==> flow/design.v <==
module B2BCD_IP #(parameter WIDTH = 4, parameter DIGIT = 2) (
    Binary_code,
    BCD_code
);
input  [WIDTH-1:0]   Binary_code;
output [DIGIT*4-1:0] BCD_code;
parameter W = WIDTH - 3;
parameter D = DIGIT * 4;
genvar i, j;
integer m;
wire [D-1:0] Binary_code_temp;
assign Binary_code_temp = {{(D - WIDTH){1'b0}}, Binary_code};
assign BCD_code = loop_i[W - 1].BCD_temp;
reg [D-1:0] result;
generate
for(i = 0; i < W; i = i + 1) begin: loop_i
    reg [3:0] result [0:5];
    reg [D-1:0] BCD_temp;
    case(i)
    0: begin
        for(j = 0; j <= i / 3; j = j + 1) begin
            always@ (*) begin
                case(Binary_code_temp[WIDTH - i + j * 4 -: 4])
                0: result[j] = 0;
                1: result[j] = 1;
                2: result[j] = 2;
                3: result[j] = 3;
                4: result[j] = 4;
                5: result[j] = 8;
                6: result[j] = 9;
                7: result[j] = 10;
                8: result[j] = 11;
                9: result[j] = 12;
                default: result[j] = 0;
                endcase
            end
        end
    end
    default: begin  
        for(j = 0; j <= i / 3; j = j + 1) begin
            always@ (*) begin
                case(loop_i[i - 1].BCD_temp[WIDTH - i + j * 4 -: 4])
                0: result[j] = 0;
                1: result[j] = 1;
                2: result[j] = 2;
                3: result[j] = 3;
                4: result[j] = 4;
                5: result[j] = 8;
                6: result[j] = 9;
                7: result[j] = 10;
                8: result[j] = 11;
                9: result[j] = 12;
                default: result[j] = 0;
                endcase
            end
        end
    end
    endcase
    case(i)
    0: begin
        always@ (*) begin
            BCD_temp = Binary_code_temp;
            for(m = 0; m <= i / 3; m = m + 1) begin
                BCD_temp[WIDTH - i + m * 4 -: 4] = result[m];
            end
        end
    end
    default: begin
        always@ (*) begin
            BCD_temp = loop_i[i - 1].BCD_temp;
            for(m = 0; m <= i / 3; m = m + 1) begin
                BCD_temp[WIDTH - i + m * 4 -: 4] = result[m];
            end
        end
    end
    endcase
end
endgenerate
endmodule
module handle_binary(Binary_temp, BCD);
parameter WIDTH = 4;
parameter DIGIT = 2;
input [DIGIT * 4-1:0] Binary_temp;
output [DIGIT * 4-1:0] BCD;
reg [DIGIT * 4-1:0] BCD;
integer k;
always@ (*) begin
    BCD = 0;
    for (k = 0; k < WIDTH; k = k + 1) begin
        case(WIDTH)
        0, 1, 2, 3, 4: begin
            if (BCD[3:0] >= 5) BCD[3:0] = BCD[3:0] + 3;
            if (BCD[7:4] >= 5) BCD[7:4] = BCD[7:4] + 3;
            BCD = {BCD[DIGIT*4-2:0], Binary_temp[WIDTH - 1 - k]};	 
        end
        5, 6, 7, 8: begin
            if (BCD[3:0] >= 5) BCD[3:0] = BCD[3:0] + 3;
            if (BCD[7:4] >= 5) BCD[7:4] = BCD[7:4] + 3;
            BCD = {BCD[DIGIT*4-2:0], Binary_temp[WIDTH - 1 - k]};	 
        end
        9, 10, 11, 12: begin
            if (BCD[3:0] >= 5) BCD[3:0] = BCD[3:0] + 3;
            if (BCD[7:4] >= 5) BCD[7:4] = BCD[7:4] + 3;
            BCD = {BCD[DIGIT*4-2:0], Binary_temp[WIDTH - 1 - k]};	 
        end
        13, 14, 15, 16: begin
            if (BCD[3:0] >= 5) BCD[3:0] = BCD[3:0] + 3;
            if (BCD[7:4] >= 5) BCD[7:4] = BCD[7:4] + 3;
            BCD = {BCD[DIGIT*4-2:0], Binary_temp[WIDTH - 1 - k]};	 
        end
        17, 18, 19, 20: begin
            if (BCD[3:0] >= 5) BCD[3:0] = BCD[3:0] + 3;
            if (BCD[7:4] >= 5) BCD[7:4] = BCD[7:4] + 3;
            BCD = {BCD[DIGIT*4-2:0], Binary_temp[WIDTH - 1 - k]};	 
        end
        endcase
    end
end
endmodule
module UT_TOP (
    clk, rst_n, in_valid, in_time,
    out_valid, out_display, out_day
);
input clk, rst_n, in_valid;
input [30:0] in_time;
output reg out_valid;
output reg [3:0] out_display;
output reg [2:0] out_day;
parameter IDLE = 0;
parameter INPUT = 1;
parameter CAL = 2;
parameter OUTPUT = 3;
reg [1:0] next_state, current_state;
reg [4:0] count;
reg [4:0] four_year_span;
reg [1:0] leap_count;  
reg [30:0] in_time_reg;
reg [26:0] four_year;
reg [24:0] one_year;
reg [21:0] month;
reg [17:0] date;
reg [17:0] hour;
reg [5:0] minute;
reg [5:0] second;
reg [10:0] year_ip_in;
reg [3:0] month_ip_in;
reg [4:0] date_ip_in;
reg [4:0] hour_ip_in;
reg [5:0] minute_ip_in;
reg [5:0] second_ip_in;
reg [11:0] bin;
wire [15:0] bout;
reg [2:0] out_day_reg;  
reg [15:0] year_ip_out;
reg [7:0] month_ip_out, date_ip_out, hour_ip_out, minute_ip_out, second_ip_out;
always@ (posedge clk or negedge rst_n) begin
  if(!rst_n)
    current_state <= IDLE;
  else
    current_state <= next_state;
end
always@ (*) begin
    case(current_state)
    IDLE: begin
        if(in_valid)
            next_state = CAL;
        else
            next_state = IDLE;
    end
    CAL: begin
        if(count == 17)
            next_state = IDLE;
        else
            next_state = CAL;
    end
    default: next_state = current_state;
    endcase
end
B2BCD_IP #(.WIDTH(12), .DIGIT(4)) B0(.Binary_code(bin), .BCD_code(bout));
always@ (*) begin
    if(current_state == CAL) begin
        case(count - 1)
        2: bin = {1'b0, year_ip_in};
        3: bin = {8'b0, month_ip_in};
        4: bin = {7'b0, date_ip_in};
        5: bin = {7'b0, hour_ip_in};
        6: bin = {6'b0, minute_ip_in};
        7: bin = {6'b0, second_ip_in};
        default: bin = 0;
        endcase
    end
    else begin
        bin = 0;
    end
end
always@ (posedge clk or negedge rst_n) begin
    if(!rst_n) begin
        year_ip_out <= 0;
        month_ip_out <= 0;
        date_ip_out <= 0;
        hour_ip_out <= 0;
        minute_ip_out <= 0;
        second_ip_out <= 0;
    end
    else begin
        if(current_state == IDLE) begin
            year_ip_out <= 0;
            month_ip_out <= 0;
            date_ip_out <= 0;
            hour_ip_out <= 0;
            minute_ip_out <= 0;
            second_ip_out <= 0;
        end
        else if(current_state == CAL) begin
            case(count - 1)
            2: year_ip_out <= bout;
            3: month_ip_out <= bout[7:0];
            4: date_ip_out <= bout[7:0];
            5: hour_ip_out <= bout[7:0];
            6: minute_ip_out <= bout[7:0];
            7: second_ip_out <= bout[7:0];
            endcase
        end
    end
end
always@ (posedge clk or negedge rst_n) begin
    if(!rst_n) begin
        in_time_reg <= 0;
    end
    else begin
        if(in_valid) begin
            in_time_reg <= in_time;
        end
        else if(current_state == CAL) begin
            in_time_reg <= in_time_reg;
        end
    end
end
always@ (posedge clk or negedge rst_n) begin
    if(!rst_n) begin
        count <= 0;
    end
    else begin
        if(current_state == IDLE) begin
            count <= 0;
        end
        else if(current_state == CAL) begin
            count <= count + 1;
        end
        else begin
            count <= count;
        end
    end
end
always@ (posedge clk or negedge rst_n) begin
    if(!rst_n) begin
        four_year_span <= 0;
    end
    else begin
        if(current_state == IDLE)
            four_year_span <= 0;
        else if(current_state == CAL) begin
            if(count == 0) begin
                if(in_time_reg >= 0 && in_time_reg < 126230400) four_year_span <= 0;
                else if(in_time_reg < 252460800)  four_year_span <= 1;
                else if(in_time_reg < 378691200)  four_year_span <= 2;
                else if(in_time_reg < 504921600)  four_year_span <= 3;
                else if(in_time_reg < 631152000)  four_year_span <= 4;
                else if(in_time_reg < 757382400)  four_year_span <= 5;
                else if(in_time_reg < 883612800)  four_year_span <= 6;
                else if(in_time_reg < 1009843200) four_year_span <= 7;
                else if(in_time_reg < 1136073600) four_year_span <= 8;
                else if(in_time_reg < 1262304000) four_year_span <= 9;
                else if(in_time_reg < 1388534400) four_year_span <= 10;
                else if(in_time_reg < 1514764800) four_year_span <= 11;
                else if(in_time_reg < 1640995200) four_year_span <= 12;
                else if(in_time_reg < 1767225600) four_year_span <= 13;
                else if(in_time_reg < 1893456000) four_year_span <= 14;
                else if(in_time_reg < 2019686400) four_year_span <= 15;
                else if(in_time_reg < 2145916800) four_year_span <= 16;
                else                              four_year_span <= 17;
            end
            else begin
                four_year_span <= four_year_span;
            end
        end
    end
end
always@ (posedge clk or negedge rst_n) begin
    if(!rst_n) begin
        four_year <= 0;
    end
    else begin
        if(current_state == IDLE)
            four_year <= 0;
        else if(current_state == CAL) begin
            if(in_time_reg >= 0 && in_time_reg < 126230400) four_year <= in_time_reg;
            else if(in_time_reg < 252460800)  four_year <= in_time_reg - 126230400;
            else if(in_time_reg < 378691200)  four_year <= in_time_reg - 252460800;
            else if(in_time_reg < 504921600)  four_year <= in_time_reg - 378691200;
            else if(in_time_reg < 631152000)  four_year <= in_time_reg - 504921600;
            else if(in_time_reg < 757382400)  four_year <= in_time_reg - 631152000;
            else if(in_time_reg < 883612800)  four_year <= in_time_reg - 757382400;
            else if(in_time_reg < 1009843200) four_year <= in_time_reg - 883612800;
            else if(in_time_reg < 1136073600) four_year <= in_time_reg - 1009843200;
            else if(in_time_reg < 1262304000) four_year <= in_time_reg - 1136073600;
            else if(in_time_reg < 1388534400) four_year <= in_time_reg - 1262304000;
            else if(in_time_reg < 1514764800) four_year <= in_time_reg - 1388534400;
            else if(in_time_reg < 1640995200) four_year <= in_time_reg - 1514764800;
            else if(in_time_reg < 1767225600) four_year <= in_time_reg - 1640995200;
            else if(in_time_reg < 1893456000) four_year <= in_time_reg - 1767225600;
            else if(in_time_reg < 2019686400) four_year <= in_time_reg - 1893456000;
            else if(in_time_reg < 2145916800) four_year <= in_time_reg - 2019686400;
            else                              four_year <= in_time_reg - 2145916800;
        end
    end
end
always@ (posedge clk or negedge rst_n) begin
    if(!rst_n) begin
        one_year <= 0;
    end
    else begin
        if(current_state == IDLE)
            one_year <= 0;
        else if(current_state == CAL) begin
            if(four_year >= 0 && four_year < 31536000)
                one_year <= four_year;
            else if(four_year < 63072000)
                one_year <= four_year - 31536000;
            else if(four_year < 94694400)
                one_year <= four_year - 63072000;
            else
                one_year <= four_year - 94694400;
        end
    end
end
always@ (posedge clk or negedge rst_n) begin
    if(!rst_n) begin
        leap_count <= 0;
    end
    else begin
        if(current_state == IDLE) begin
            leap_count <= 0;
        end
        else if (current_state == CAL) begin
            if(four_year >= 0 && four_year < 31536000)
                leap_count <= 0;
            else if(four_year < 63072000)
                leap_count <= 1;
            else if(four_year < 94694400)
                leap_count <= 2;
            else
                leap_count <= 3;
        end
    end
end
always@ (posedge clk) begin
    if(current_state == IDLE) begin
        year_ip_in <= 0;
    end
    else if(current_state == CAL) begin
        if(count == 2)
            year_ip_in <= 1970 + four_year_span * 4 + leap_count;
    end
end
always@ (posedge clk or negedge rst_n) begin
    if(!rst_n) begin
        month <= 0;
        month_ip_in <= 0;
    end
    else begin
        if(current_state == IDLE) begin
            month <= 0;
            month_ip_in <= 0;
        end
        else if(current_state == CAL) begin
            if(count == 2) begin
                if(leap_count == 2) begin  
                    if(one_year >= 0 && one_year < 2678400) begin 
                        month <= one_year;
                        month_ip_in <= 1;
                    end
                    else if(one_year < 5184000) begin 
                        month <= one_year - 2678400;
                        month_ip_in <= 2;
                    end
                    else if(one_year < 7862400) begin 
                        month <= one_year - 5184000;
                        month_ip_in <= 3;
                    end
                    else if(one_year < 10454400) begin 
                        month <= one_year - 7862400;
                        month_ip_in <= 4;
                    end
                    else if(one_year < 13132800) begin 
                        month <= one_year - 10454400;
                        month_ip_in <= 5;
                    end
                    else if(one_year < 15724800) begin 
                        month <= one_year - 13132800;
                        month_ip_in <= 6;
                    end
                    else if(one_year < 18403200) begin 
                        month <= one_year - 15724800;
                        month_ip_in <= 7;
                    end
                    else if(one_year < 21081600) begin 
                        month <= one_year - 18403200;
                        month_ip_in <= 8;
                    end
                    else if(one_year < 23673600) begin 
                        month <= one_year - 21081600;
                        month_ip_in <= 9;
                    end
                    else if(one_year < 26352000) begin 
                        month <= one_year - 23673600;
                        month_ip_in <= 10;
                    end
                    else if(one_year < 28944000) begin 
                        month <= one_year - 26352000;
                        month_ip_in <= 11;
                    end
                    else  begin 
                        month <= one_year - 28944000;
                        month_ip_in <= 12;
                    end
                end
                else begin  
                    if(one_year >= 0 && one_year < 2678400) begin 
                        month <= one_year;
                        month_ip_in <= 1;
                    end
                    else if(one_year < 5097600) begin 
                        month <= one_year - 2678400;
                        month_ip_in <= 2;
                    end
                    else if(one_year < 7776000) begin 
                        month <= one_year - 5097600;
                        month_ip_in <= 3;
                    end
                    else if(one_year < 10368000) begin 
                        month <= one_year - 7776000;
                        month_ip_in <= 4;
                    end
                    else if(one_year < 13046400) begin 
                        month <= one_year - 10368000;
                        month_ip_in <= 5;
                    end
                    else if(one_year < 15638400) begin 
                        month <= one_year - 13046400;
                        month_ip_in <= 6;
                    end
                    else if(one_year < 18316800) begin 
                        month <= one_year - 15638400;
                        month_ip_in <= 7;
                    end
                    else if(one_year < 20995200) begin 
                        month <= one_year - 18316800;
                        month_ip_in <= 8;
                    end
                    else if(one_year < 23587200) begin 
                        month <= one_year - 20995200;
                        month_ip_in <= 9;
                    end
                    else if(one_year < 26265600) begin 
                        month <= one_year - 23587200;
                        month_ip_in <= 10;
                    end
                    else if(one_year < 28857600) begin 
                        month <= one_year - 26265600;
                        month_ip_in <= 11;
                    end
                    else begin 
                        month <= one_year - 28857600;
                        month_ip_in <= 12;
                    end
                end
            end
        end
    end
end
always@ (posedge clk or negedge rst_n) begin
    if(!rst_n) begin
        date <= 0;
        date_ip_in <= 0;
    end
    else begin
        if(current_state == IDLE) begin
            date <= 0;
            date_ip_in <= 0;
        end
        else if(current_state == CAL) begin
            if(count == 3) begin
                if(month >= 0 && month < 86400) begin
                    date <= month;
                    date_ip_in <= 1;
                end
                else if(month < 172800) begin
                    date <= month - 86400;
                    date_ip_in <= 2;
                end
                else if(month < 259200) begin
                    date <= month - 172800;
                    date_ip_in <= 3;
                end
                else if(month < 345600) begin
                    date <= month - 259200;
                    date_ip_in <= 4;
                end
                else if(month < 432000) begin
                    date <= month - 345600;
                    date_ip_in <= 5;
                end
                else if(month < 518400) begin
                    date <= month - 432000;
                    date_ip_in <= 6;
                end
                else if(month < 604800) begin
                    date <= month - 518400;
                    date_ip_in <= 7;
                end
                else if(month < 691200) begin
                    date <= month - 604800;
                    date_ip_in <= 8;
                end
                else if(month < 777600) begin
                    date <= month - 691200;
                    date_ip_in <= 9;
                end
                else if(month < 864000) begin
                    date <= month - 777600;
                    date_ip_in <= 10;
                end
                else if(month < 950400) begin
                    date <= month - 864000;
                    date_ip_in <= 11;
                end
                else if(month < 1036800) begin
                    date <= month - 950400;
                    date_ip_in <= 12;
                end
                else if(month < 1123200) begin
                    date <= month - 1036800;
                    date_ip_in <= 13;
                end
                else if(month < 1209600) begin
                    date <= month - 1123200;
                    date_ip_in <= 14;
                end
                else if(month < 1296000) begin
                    date <= month - 1209600;
                    date_ip_in <= 15;
                end
                else if(month < 1382400) begin
                    date <= month - 1296000;
                    date_ip_in <= 16;
                end
                else if(month < 1468800) begin
                    date <= month - 1382400;
                    date_ip_in <= 17;
                end
                else if(month < 1555200) begin
                    date <= month - 1468800;
                    date_ip_in <= 18;
                end
                else if(month < 1641600) begin
                    date <= month - 1555200;
                    date_ip_in <= 19;
                end
                else if(month < 1728000) begin
                    date <= month - 1641600;
                    date_ip_in <= 20;
                end
                else if(month < 1814400) begin
                    date <= month - 1728000;
                    date_ip_in <= 21;
                end
                else if(month < 1900800) begin
                    date <= month - 1814400;
                    date_ip_in <= 22;
                end
                else if(month < 1987200) begin
                    date <= month - 1900800;
                    date_ip_in <= 23;
                end
                else if(month < 2073600) begin
                    date <= month - 1987200;
                    date_ip_in <= 24;
                end
                else if(month < 2160000) begin
                    date <= month - 2073600;
                    date_ip_in <= 25;
                end
                else if(month < 2246400) begin
                    date <= month - 2160000;
                    date_ip_in <= 26;
                end
                else if(month < 2332800) begin
                    date <= month - 2246400;
                    date_ip_in <= 27;
                end
                else if(month < 2419200) begin
                    date <= month - 2332800;
                    date_ip_in <= 28;
                end
                else if(month < 2505600) begin
                    date <= month - 2419200;
                    date_ip_in <= 29;
                end
                else if(month < 2592000) begin
                    date <= month - 2505600;
                    date_ip_in <= 30;
                end
                else begin
                    date <= month - 2592000;
                    date_ip_in <= 31;
                end
            end
        end
    end
end
always@ (posedge clk or negedge rst_n) begin
    if(!rst_n) begin
        hour <= 0;
        hour_ip_in <= 0;
    end
    else begin
        if(current_state == IDLE) begin
            hour <= 0;
            hour_ip_in <= 0;
        end
        else if(current_state == CAL) begin
            if(date >= 0 && date < 3600) begin
                hour <= date;
                hour_ip_in <= 0;
            end
            else if(date < 7200) begin
                hour <= date - 3600;
                hour_ip_in <= 1;
            end
            else if(date < 10800) begin
                hour <= date - 7200;
                hour_ip_in <= 2;
            end
            else if(date < 14400) begin
                hour <= date - 10800;
                hour_ip_in <= 3;
            end
            else if(date < 18000) begin
                hour <= date - 14400;
                hour_ip_in <= 4;
            end
            else if(date < 21600) begin
                hour <= date - 18000;
                hour_ip_in <= 5;
            end
            else if(date < 25200) begin
                hour <= date - 21600;
                hour_ip_in <= 6;
            end
            else if(date < 28800) begin
                hour <= date - 25200;
                hour_ip_in <= 7;
            end
            else if(date < 32400) begin
                hour <= date - 28800;
                hour_ip_in <= 8;
            end
            else if(date < 36000) begin
                hour <= date - 32400;
                hour_ip_in <= 9;
            end
            else if(date < 39600) begin
                hour <= date - 36000;
                hour_ip_in <= 10;
            end
            else if(date < 43200) begin
                hour <= date - 39600;
                hour_ip_in <= 11;
            end
            else if(date < 46800) begin
                hour <= date - 43200;
                hour_ip_in <= 12;
            end
            else if(date < 50400) begin
                hour <= date - 46800;
                hour_ip_in <= 13;
            end
            else if(date < 54000) begin
                hour <= date - 50400;
                hour_ip_in <= 14;
            end
            else if(date < 57600) begin
                hour <= date - 54000;
                hour_ip_in <= 15;
            end
            else if(date < 61200) begin
                hour <= date - 57600;
                hour_ip_in <= 16;
            end
            else if(date < 64800) begin
                hour <= date - 61200;
                hour_ip_in <= 17;
            end
            else if(date < 68400) begin
                hour <= date - 64800;
                hour_ip_in <= 18;
            end
            else if(date < 72000) begin
                hour <= date - 68400;
                hour_ip_in <= 19;
            end
            else if(date < 75600) begin
                hour <= date - 72000;
                hour_ip_in <= 20;
            end
            else if(date < 79200) begin
                hour <= date - 75600;
                hour_ip_in <= 21;
            end
            else if(date < 82800) begin
                hour <= date - 79200;
                hour_ip_in <= 22;
            end
            else begin
                hour <= date - 82800;
                hour_ip_in <= 23;
            end
        end
    end
end
always@ (posedge clk or negedge rst_n) begin
    if(!rst_n) begin
        minute_ip_in <= 0;
        second_ip_in <= 0;
    end
    else begin
        if(current_state == IDLE) begin
            minute_ip_in <= 0;
            second_ip_in <= 0;
        end
        else if(current_state == CAL) begin
            minute_ip_in <= hour / 'd60;
            second_ip_in <= hour % 'd60;
        end
    end
end
always@ (*) begin
    if(current_state == CAL) begin
        if(count == 4) begin
            if(month_ip_in == 1 || month_ip_in == 2) begin
                out_day_reg = (date_ip_in + (month_ip_in + 12) * 2 + 3 * (month_ip_in + 13) / 5 + (year_ip_in - 1) + (year_ip_in - 1) / 4) % 7;
            end
            else begin
                out_day_reg = (date_ip_in + month_ip_in * 2 + 3 * (month_ip_in + 1) / 5 + year_ip_in + year_ip_in / 4 ) % 7;
            end
        end
        else begin
            out_day_reg = 0;
        end
    end
    else begin
        out_day_reg = 0;
    end
end
always@ (posedge clk or negedge rst_n) begin
    if(!rst_n) begin
        out_valid <= 0;
    end
    else begin
        if(current_state == CAL) begin
            if(count >= 4 && count <= 17)
                out_valid <= 1;
            else
                out_valid <= 0;
        end
        else begin
            out_valid <= 0;
        end
    end
end
always@ (posedge clk or negedge rst_n) begin
    if(!rst_n) begin
        out_day <= 0;
    end
    else begin
        if(current_state == CAL) begin
            if(count == 4) begin
                out_day <= out_day_reg;
            end
            else begin
                out_day <= out_day;
            end
        end
        else begin
            out_day <= 0;
        end
    end
end
always@ (posedge clk or negedge rst_n) begin
    if(!rst_n) begin
        out_display <= 0;
    end
    else begin
        if(current_state == CAL) begin
            case(count)
            4: out_display <= year_ip_out[15:12];
            5: out_display <= year_ip_out[11:8];
            6: out_display <= year_ip_out[7:4];
            7: out_display <= year_ip_out[3:0];
            8: out_display <= month_ip_out[7:4];
            9: out_display <= month_ip_out[3:0];
            10: out_display <= date_ip_out[7:4];
            11: out_display <= date_ip_out[3:0];
            12: out_display <= hour_ip_out[7:4];
            13: out_display <= hour_ip_out[3:0];
            14: out_display <= minute_ip_out[7:4];
            15: out_display <= minute_ip_out[3:0];
            16: out_display <= second_ip_out[7:4];
            17: out_display <= second_ip_out[3:0];
            default: out_display <= 0;
            endcase
        end
        else begin
            out_display <= 0;
        end
    end
end
endmodule
Ticket comment

==> From RTL to reports: UT_TOP <==
Module UT_TOP before and after one edit of its RTL, step after step.
Lines under "before" count in the file above, lines under "after" in the edited file.
"delta": "after" minus "before" as printed here.
Cell names lack the library's common part.
{ "design": {"top_module": "UT_TOP", "clk_port": "clk", "lib": "sky130hd", "lib_corner": "tt_025C_1v80"} }

==> Edit of the RTL <==
The edit as a unified diff against the file above.
This change comes from a script, not from a designer. The edited design behaves differently; no optimisation was intended.
begin of diff
@@ -119,12 +119,14 @@
 endmodule
 module UT_TOP (
-    clk, rst_n, in_valid, in_time,
+    clk, rst_n, in_valid, in_time_i,
     out_valid, out_display, out_day
 );
 input clk, rst_n, in_valid;
-input [30:0] in_time;
+input [30:0] in_time_i;
 output reg out_valid;
 output reg [3:0] out_display;
 output reg [2:0] out_day;
+reg [30:0] in_time;
+always @(posedge clk) in_time <= in_time_i;
 parameter IDLE = 0;
 parameter INPUT = 1;
end of diff

==> After elaboration <==
Counts by Yosys on the flattened word-level netlist (proc, flatten, opt, wreduce). Print and check cells are left out. Cells with the same type and inputs are merged into one.
Yosys's memory passes give these memory sizes; they may raise the number of words (mostly to a power of two), join words into wider ones and drop unused or constant bits.
{ "word_totals": {"columns": ["item", "before", "after", "delta"], "rows": [
  ["reg_bits", 256, 287, 31],
  ["mem_bits_ro", 1152, 1152, 0],
  ["memories", 18, 18, 0],
  ["word_cells", 571, 572, 1]
]} }
{ "mem_list": {"columns": ["item", "before", "after"], "rows": [
  ["memory_list", "16x4 r1 w0; 16x4 r1 w0; 16x4 r1 w0; 16x4 r1 w0; 16x4 r1 w0; 16x4 r1 w0; [+12]", "16x4 r1 w0; 16x4 r1 w0; 16x4 r1 w0; 16x4 r1 w0; 16x4 r1 w0; 16x4 r1 w0; [+12]"]
]} }
A list marked [+n] leaves out that many cells.
{ "op_classes": {"columns": ["item", "before", "after", "delta"], "rows": [
  ["n_addsub", 110, 110, 0],
  ["mul", 2, 2, 0],
  ["div_mod_pow", 6, 6, 0],
  ["n_cmp", 101, 101, 0],
  ["equal", 27, 27, 0],
  ["muxes", 253, 253, 0],
  ["reduce_and_logical", 29, 29, 0]
]} }
{ "op_table": {"columns": ["op", "before", "after", "delta"], "rows": [
  ["18-bit two-way mux", 58, 58, 0],
  ["5-bit two-way mux", 57, 57, 0],
  ["4-bit two-way mux", 27, 27, 0],
  ["22-bit two-way mux", 26, 26, 0],
  ["18-bit subtractor with constant B", 20, 20, 0],
  ["27-bit two-way mux", 19, 19, 0],
  ["3-bit two-way mux", 19, 19, 0],
  ["8-bit two-way mux", 15, 15, 0],
  ["18-bit by 17-bit subtractor with 18-bit output with constant B", 13, 13, 0],
  ["22-bit by 21-bit less-than comparator with 1-bit output with constant B", 12, 12, 0],
  ["18-bit by 16-bit subtractor with 18-bit output with constant B", 11, 11, 0],
  ["25-bit less-than comparator with constant B", 10, 10, 0],
  ["2-bit two-way mux", 10, 10, 0],
  ["2-bit AND reduction", 10, 10, 0],
  ["2-bit nonzero test", 10, 10, 0],
  ["18-bit by 16-bit less-than comparator with 1-bit output with constant B", 9, 9, 0],
  ["31-bit less-than comparator with constant B", 9, 9, 0],
  ["22-bit subtractor with constant B", 9, 9, 0],
  ["27-bit subtractor with constant B", 9, 9, 0],
  ["5-bit by 4-bit equality test with 1-bit output with constant B", 8, 8, 0],
  ["1-bit logical AND", 6, 6, 0],
  ["22-bit by 20-bit less-than comparator with 1-bit output with constant B", 6, 6, 0],
  ["22-bit less-than comparator with constant B", 6, 6, 0],
  ["25-bit by 24-bit less-than comparator with 1-bit output with constant B", 6, 6, 0],
  ["1-bit two-way mux", 6, 6, 0],
  ["22-bit by 21-bit subtractor with 22-bit output with constant B", 6, 6, 0],
  ["18-bit by 15-bit less-than comparator with 1-bit output with constant B", 5, 5, 0],
  ["18-bit by 17-bit less-than comparator with 1-bit output with constant B", 5, 5, 0]
]} }
The list need not be complete.

==> Longest topological paths <==
Depth = most cells in a row (Yosys ltp): at word level without a register or memory, in the mapped netlist without a sequential cell, where the memories' decode and read muxes count.
{ "depth": {"columns": ["item", "before", "after", "delta"], "rows": [
  ["ltp_word", 34, 34, 0],
  ["abc_area", "0", "0", null],
  ["mapped_depth", 78, 77, -1],
  ["ltp_nobuf", 72, 71, -1]
]} }

==> After synthesis <==
Yosys stat after the flow's synthesis: flattened, memories mapped to cells. It holds for the ABC_AREA given above (unset counts as 0); a run with the other value may have another netlist.
{ "synth_totals": {"columns": ["item", "before", "after", "delta"], "rows": [
  ["cell_count", 6260, 6286, 26],
  ["mapped_area_um2", 41222.0, 41790.1, 568.1],
  ["flip_flops", 254, 285, 31],
  ["buffers", 554, 550, -4]
]} }
{ "by_type": {"columns": ["cell_type", "before", "after", "delta"], "rows": [
  ["o21ai_0", 536, 598, 62],
  ["nand2_1", 836, 781, -55],
  ["dfxtp_1", 11, 42, 31],
  ["nor2_1", 676, 653, -23],
  ["a21oi_1", 682, 660, -22],
  ["nand3_1", 184, 204, 20],
  ["xnor2_1", 133, 115, -18],
  ["mux2i_1", 76, 58, -18],
  ["a221oi_1", 69, 51, -18],
  ["o21a_1", 49, 66, 17],
  ["nor3b_1", 25, 8, -17],
  ["o211ai_1", 119, 133, 14],
  ["nand2b_1", 44, 57, 13],
  ["a2111oi_0", 28, 15, -13],
  ["a21o_1", 81, 93, 12],
  ["xor2_1", 57, 45, -12],
  ["o221ai_1", 51, 63, 12],
  ["a22oi_1", 29, 41, 12]
]} }
The list need not be complete.
The figures by module come from a second, unflattened synthesis with its own total; it is not the netlist above.
{ "hier_totals": {"columns": ["item", "before", "after", "delta"], "rows": [
  ["cells_unflattened", 6333, 6373, 40],
  ["hier_area_um2", 42051.6, 42766.0, 714.4]
]} }
Rows give one instance, submodules left out.
{ "by_module_before": {"columns": ["mod", "instances", "n_cells", "area_um2"], "rows": [
  ["UT_TOP", 1, 5992, 39899.5],
  ["B2BCD_IP", 1, 341, 2152.1]
]} }
{ "by_module_after": {"columns": ["mod", "instances", "n_cells", "area_um2"], "rows": [
  ["UT_TOP", 1, 6032, 40614.0],
  ["B2BCD_IP", 1, 341, 2152.1]
]} }

==> Worst setup path after synthesis <==
Source: OpenSTA report_checks on the synthesized netlist (no wires, ideal clock, input and output delay 20% of the period each), path of least setup slack; recovery checks are left aside. Register names are those of the netlist, which keeps one name where synthesis merged equal registers.
{ "synth_timing": {"columns": ["item", "before", "after", "delta"], "rows": [
  ["kind", "register to register", "register to register", null],
  ["start", "register month_ip_in[0]", "register month_ip_in[0]", null],
  ["end", "register out_day[0]", "register out_day[1]", null],
  ["tclk_ns", 20.0, 20.0, 0.0],
  ["setup_time_ns", 0.131, 0.134, 0.003],
  ["t_arrival_ns", 14.856, 15.309, 0.453],
  ["required_ns", 19.869, 19.866, -0.003],
  ["setup_slack_ns", 5.013, 4.558, -0.455],
  ["delay_ns", 14.987, 15.443, 0.456],
  ["driving_pins", 72, 69, -3],
  ["path_buffers", 4, 7, 3],
  ["period_less_setup_slack_ns", 14.987, 15.442, 0.455]
]} }
"delay_ns" = arrival - input delay + setup time.
"driving_pins" counts driving pins, that of a launching flip-flop among them; a cell with two outputs on the path counts twice.
"period_less_setup_slack_ns" = period - worst setup slack (recovery checks aside). The figure is calculated, with input and output delays left at 20% of the set period.
Between the ends stands the longest chain of elaborated cells between them, by number of cells; it is not shown to be the way that was timed. Of several equally long chains one is given.
A line is the first line of the expression or statement that the cell stems from. Yosys adds cells for indexed reads and writes and turns some case tables into memories.
A register here has more assigning lines than the two given.
{ "synth_between_before": {"cell_sequence": "dfrtp_1 -> ha_1 -> xor2_1 -> inv_1 -> fa_1 -> inv_1 -> a21oi_1 -> nor2_1 -> nor3_1 -> a21oi_1 -> nor2_1 -> a21oi_1 -> nand2_1 -> ha_1 -> nor2b_1 -> nand2_1 -> a21oi_1 -> nor3_1 -> [... 36 more ...] -> o31ai_1 -> nand3_1 -> a311o_1 -> maj3_2 -> o2bb2ai_2 -> buf_6 -> o2111a_1 -> a211oi_2 -> ha_1 -> nand3_1 -> mux2i_1 -> nor2_1 -> o21ai_0 -> ha_1 -> a31oi_4 -> xnor2_1 -> mux2i_1 -> nor2_1", "elab_chain_cells": 10} }
{ "synth_rtl_before": {"columns": ["item", "line_no", "rtl"], "rows": [
  ["start, declared", 146, "reg [3:0] month_ip_in;"],
  ["start, assigned", 369, "month_ip_in <= 0;"],
  ["start, assigned", 374, "month_ip_in <= 0;"],
  ["4-bit by 1-bit adder with 5-bit output", 755, "out_day_reg = (date_ip_in + month_ip_in * 2 + 3 * (month_ip_in + 1) / 5 + year_ip_in + year_ip_in / 4 ) % 7;"],
  ["2-bit by 5-bit multiplier with 7-bit output", 755, null],
  ["32-bit by 3-bit divider with 32-bit output", 755, null],
  ["6-bit by 32-bit adder with 32-bit output", 755, null],
  ["32-bit by 11-bit adder with 32-bit output", 755, null],
  ["32-bit by 9-bit adder with 32-bit output", 755, null],
  ["32-bit by 3-bit modulo with 32-bit output", 755, null],
  ["3-bit two-way mux", 751, "if(month_ip_in == 1 || month_ip_in == 2) begin"],
  ["3-bit two-way mux", 788, "if(count == 4) begin"],
  ["3-bit two-way mux", 787, "if(current_state == CAL) begin"],
  ["end, assigned", 789, "out_day <= out_day_reg;"],
  ["end, assigned", 792, "out_day <= out_day;"],
  ["end, declared", 128, "output reg [2:0] out_day;"]
]} }
{ "synth_between_after": {"cell_sequence": "dfrtp_1 -> clkbuf_1 -> inv_1 -> ha_1 -> o21ai_1 -> clkbuf_1 -> clkbuf_1 -> clkbuf_1 -> nor2_1 -> a21o_1 -> nand2_1 -> ha_1 -> nand2b_1 -> nand2b_1 -> a21oi_1 -> maj3_1 -> o21ai_0 -> nor2b_1 -> [... 33 more ...] -> a211oi_1 -> a2111oi_2 -> and3_2 -> nor2_2 -> or4_4 -> buf_6 -> nand2_1 -> o21ai_0 -> a222oi_1 -> nand2_1 -> ha_1 -> a21boi_4 -> mux2i_1 -> ha_1 -> inv_1 -> a31o_2 -> o2111ai_1 -> nand3_1", "elab_chain_cells": 10} }
{ "synth_rtl_after": {"columns": ["item", "line_no", "rtl"], "rows": [
  ["start, declared", 148, "reg [3:0] month_ip_in;"],
  ["start, assigned", 371, "month_ip_in <= 0;"],
  ["start, assigned", 376, "month_ip_in <= 0;"],
  ["4-bit by 1-bit adder with 5-bit output", 757, "out_day_reg = (date_ip_in + month_ip_in * 2 + 3 * (month_ip_in + 1) / 5 + year_ip_in + year_ip_in / 4 ) % 7;"],
  ["2-bit by 5-bit multiplier with 7-bit output", 757, null],
  ["32-bit by 3-bit divider with 32-bit output", 757, null],
  ["6-bit by 32-bit adder with 32-bit output", 757, null],
  ["32-bit by 11-bit adder with 32-bit output", 757, null],
  ["32-bit by 9-bit adder with 32-bit output", 757, null],
  ["32-bit by 3-bit modulo with 32-bit output", 757, null],
  ["3-bit two-way mux", 753, "if(month_ip_in == 1 || month_ip_in == 2) begin"],
  ["3-bit two-way mux", 790, "if(count == 4) begin"],
  ["3-bit two-way mux", 789, "if(current_state == CAL) begin"],
  ["end, assigned", 791, "out_day <= out_day_reg;"],
  ["end, assigned", 794, "out_day <= out_day;"],
  ["end, declared", 128, "output reg [2:0] out_day;"]
]} }

==> Path in the finished layout <==
From the final timing report of each run of pair A: the path of least setup slack in the routed layout; clock arrival at registers is part of the times.
{ "layout_timing": {"columns": ["item", "before", "after", "delta"], "rows": [
  ["kind", "register to register", "register to register", null],
  ["start", "register month_ip_in[1]", "register month_ip_in[1]", null],
  ["end", "register out_day[0]", "register out_day[1]", null],
  ["tclk_ns", 18.4, 18.4, 0.0],
  ["setup_time_ns", 0.12, 0.13, 0.01],
  ["t_arrival_ns", 17.17, 17.52, 0.35],
  ["required_ns", 18.87, 18.85, -0.02],
  ["setup_slack_ns", 1.70, 1.33, -0.37],
  ["driving_pins", 66, 69, 3],
  ["path_buffers", 0, 1, 1]
]} }
Between the ends stands the longest chain of elaborated cells between them, by number of cells; it is not shown to be the way that was timed. Of several equally long chains one is given.
A register here has more assigning lines than the two given.
{ "layout_between_before": {"cell_sequence": "dfrtp_1 -> ha_1 -> xor2_1 -> inv_1 -> ha_1 -> a21o_1 -> a21o_1 -> xor2_1 -> a21oi_1 -> nand2_1 -> ha_1 -> nor2b_1 -> nand2_1 -> a21oi_2 -> nor3_1 -> a21oi_1 -> nand2_1 -> or2_2 -> [... 30 more ...] -> o31ai_1 -> nand3_1 -> a31o_1 -> xnor2_1 -> a32oi_1 -> o221ai_2 -> a22o_1 -> a211oi_2 -> ha_1 -> nand3_1 -> mux2i_1 -> nor2_1 -> o21ai_0 -> ha_1 -> a31oi_4 -> xnor2_1 -> mux2i_1 -> nor2_1", "elab_chain_cells": 10} }
{ "layout_rtl_before": {"columns": ["item", "line_no", "rtl"], "rows": [
  ["start, declared", 146, "reg [3:0] month_ip_in;"],
  ["start, assigned", 369, "month_ip_in <= 0;"],
  ["start, assigned", 374, "month_ip_in <= 0;"],
  ["4-bit by 1-bit adder with 5-bit output", 755, "out_day_reg = (date_ip_in + month_ip_in * 2 + 3 * (month_ip_in + 1) / 5 + year_ip_in + year_ip_in / 4 ) % 7;"],
  ["2-bit by 5-bit multiplier with 7-bit output", 755, null],
  ["32-bit by 3-bit divider with 32-bit output", 755, null],
  ["6-bit by 32-bit adder with 32-bit output", 755, null],
  ["32-bit by 11-bit adder with 32-bit output", 755, null],
  ["32-bit by 9-bit adder with 32-bit output", 755, null],
  ["32-bit by 3-bit modulo with 32-bit output", 755, null],
  ["3-bit two-way mux", 751, "if(month_ip_in == 1 || month_ip_in == 2) begin"],
  ["3-bit two-way mux", 788, "if(count == 4) begin"],
  ["3-bit two-way mux", 787, "if(current_state == CAL) begin"],
  ["end, assigned", 789, "out_day <= out_day_reg;"],
  ["end, assigned", 792, "out_day <= out_day;"],
  ["end, declared", 128, "output reg [2:0] out_day;"]
]} }
{ "layout_between_after": {"cell_sequence": "dfrtp_1 -> ha_1 -> xor2_1 -> inv_1 -> fa_1 -> inv_1 -> a21oi_1 -> nor2_1 -> nor3_1 -> a21oi_1 -> nor2_1 -> a21oi_2 -> nand2_1 -> ha_1 -> nand2b_1 -> nand2b_1 -> a21oi_2 -> maj3_1 -> [... 33 more ...] -> a32o_1 -> o21ai_1 -> or3_1 -> and3_1 -> o21a_1 -> o211ai_4 -> nand2b_1 -> a21oi_1 -> a222oi_1 -> nand2_1 -> ha_1 -> a21boi_4 -> mux2i_1 -> ha_1 -> inv_1 -> a31o_2 -> o2111ai_1 -> nand3_1", "elab_chain_cells": 10} }
{ "layout_rtl_after": {"columns": ["item", "line_no", "rtl"], "rows": [
  ["start, declared", 148, "reg [3:0] month_ip_in;"],
  ["start, assigned", 371, "month_ip_in <= 0;"],
  ["start, assigned", 376, "month_ip_in <= 0;"],
  ["4-bit by 1-bit adder with 5-bit output", 757, "out_day_reg = (date_ip_in + month_ip_in * 2 + 3 * (month_ip_in + 1) / 5 + year_ip_in + year_ip_in / 4 ) % 7;"],
  ["2-bit by 5-bit multiplier with 7-bit output", 757, null],
  ["32-bit by 3-bit divider with 32-bit output", 757, null],
  ["6-bit by 32-bit adder with 32-bit output", 757, null],
  ["32-bit by 11-bit adder with 32-bit output", 757, null],
  ["32-bit by 9-bit adder with 32-bit output", 757, null],
  ["32-bit by 3-bit modulo with 32-bit output", 757, null],
  ["3-bit two-way mux", 753, "if(month_ip_in == 1 || month_ip_in == 2) begin"],
  ["3-bit two-way mux", 790, "if(count == 4) begin"],
  ["3-bit two-way mux", 789, "if(current_state == CAL) begin"],
  ["end, assigned", 791, "out_day <= out_day_reg;"],
  ["end, assigned", 794, "out_day <= out_day;"],
  ["end, declared", 128, "output reg [2:0] out_day;"]
]} }

==> Layout results <==
Both versions went through the flow (Yosys, OpenROAD) with the same settings in each pair. Constraints: input delay and output delay 20% of the set period each, output load 0.01 pF.
{ "settings_pair_A": {"period_ns": 18.4, "CAP_MARGIN": 20, "CORE_MARGIN": 2, "CORE_UTILIZATION": 40, "SLEW_MARGIN": 20} }
{ "measured_pair_A": {"columns": ["item", "before", "after", "delta"], "rows": [
  ["yosys_chip_area_um2", 41222.0, 41790.1, 568.1],
  ["design_die_area_um2", 105638.0, 107076.0, 1438.0],
  ["final_stdcell_area_um2", 43713.2, 44228.7, 515.5],
  ["post_route_util_pct", 42.8, 42.7, -0.1],
  ["fin_ws_ns", 1.702, 1.328, -0.374],
  ["setup_tns_ns", 0.000, 0.000, 0.000],
  ["period_reached_ns", 16.698, 17.072, 0.374]
]} }
{ "settings_pair_B": {"CORE_ASPECT_RATIO": 1.15, "CORE_UTILIZATION": 18, "CTS_CLUSTER_DIAMETER": 168, "GPL_ROUTABILITY_DRIVEN": 1, "PLACE_DENSITY_LB_ADDON": 0.28, "SETUP_SLACK_MARGIN": -2.0, "TNS_END_PERCENT": 50, "period_ns": 21.0, "CAP_MARGIN": 20, "CORE_MARGIN": 2, "SLEW_MARGIN": 20} }
{ "measured_pair_B": {"columns": ["item", "before", "after", "delta"], "rows": [
  ["yosys_chip_area_um2", 41222.0, 41790.1, 568.1],
  ["design_die_area_um2", 232865.0, 236046.0, 3181.0],
  ["final_stdcell_area_um2", 45871.5, 46447.0, 575.5],
  ["post_route_util_pct", 20.1, 20.1, 0.0],
  ["fin_ws_ns", 2.949, 3.148, 0.199],
  ["setup_tns_ns", 0.000, 0.000, 0.000],
  ["period_reached_ns", 18.051, 17.852, -0.199]
]} }
"period_reached_ns": clock period set for the run, less the worst setup slack. It is reckoned from that one timing run; input and output delays stay at 20% of the period that was set.
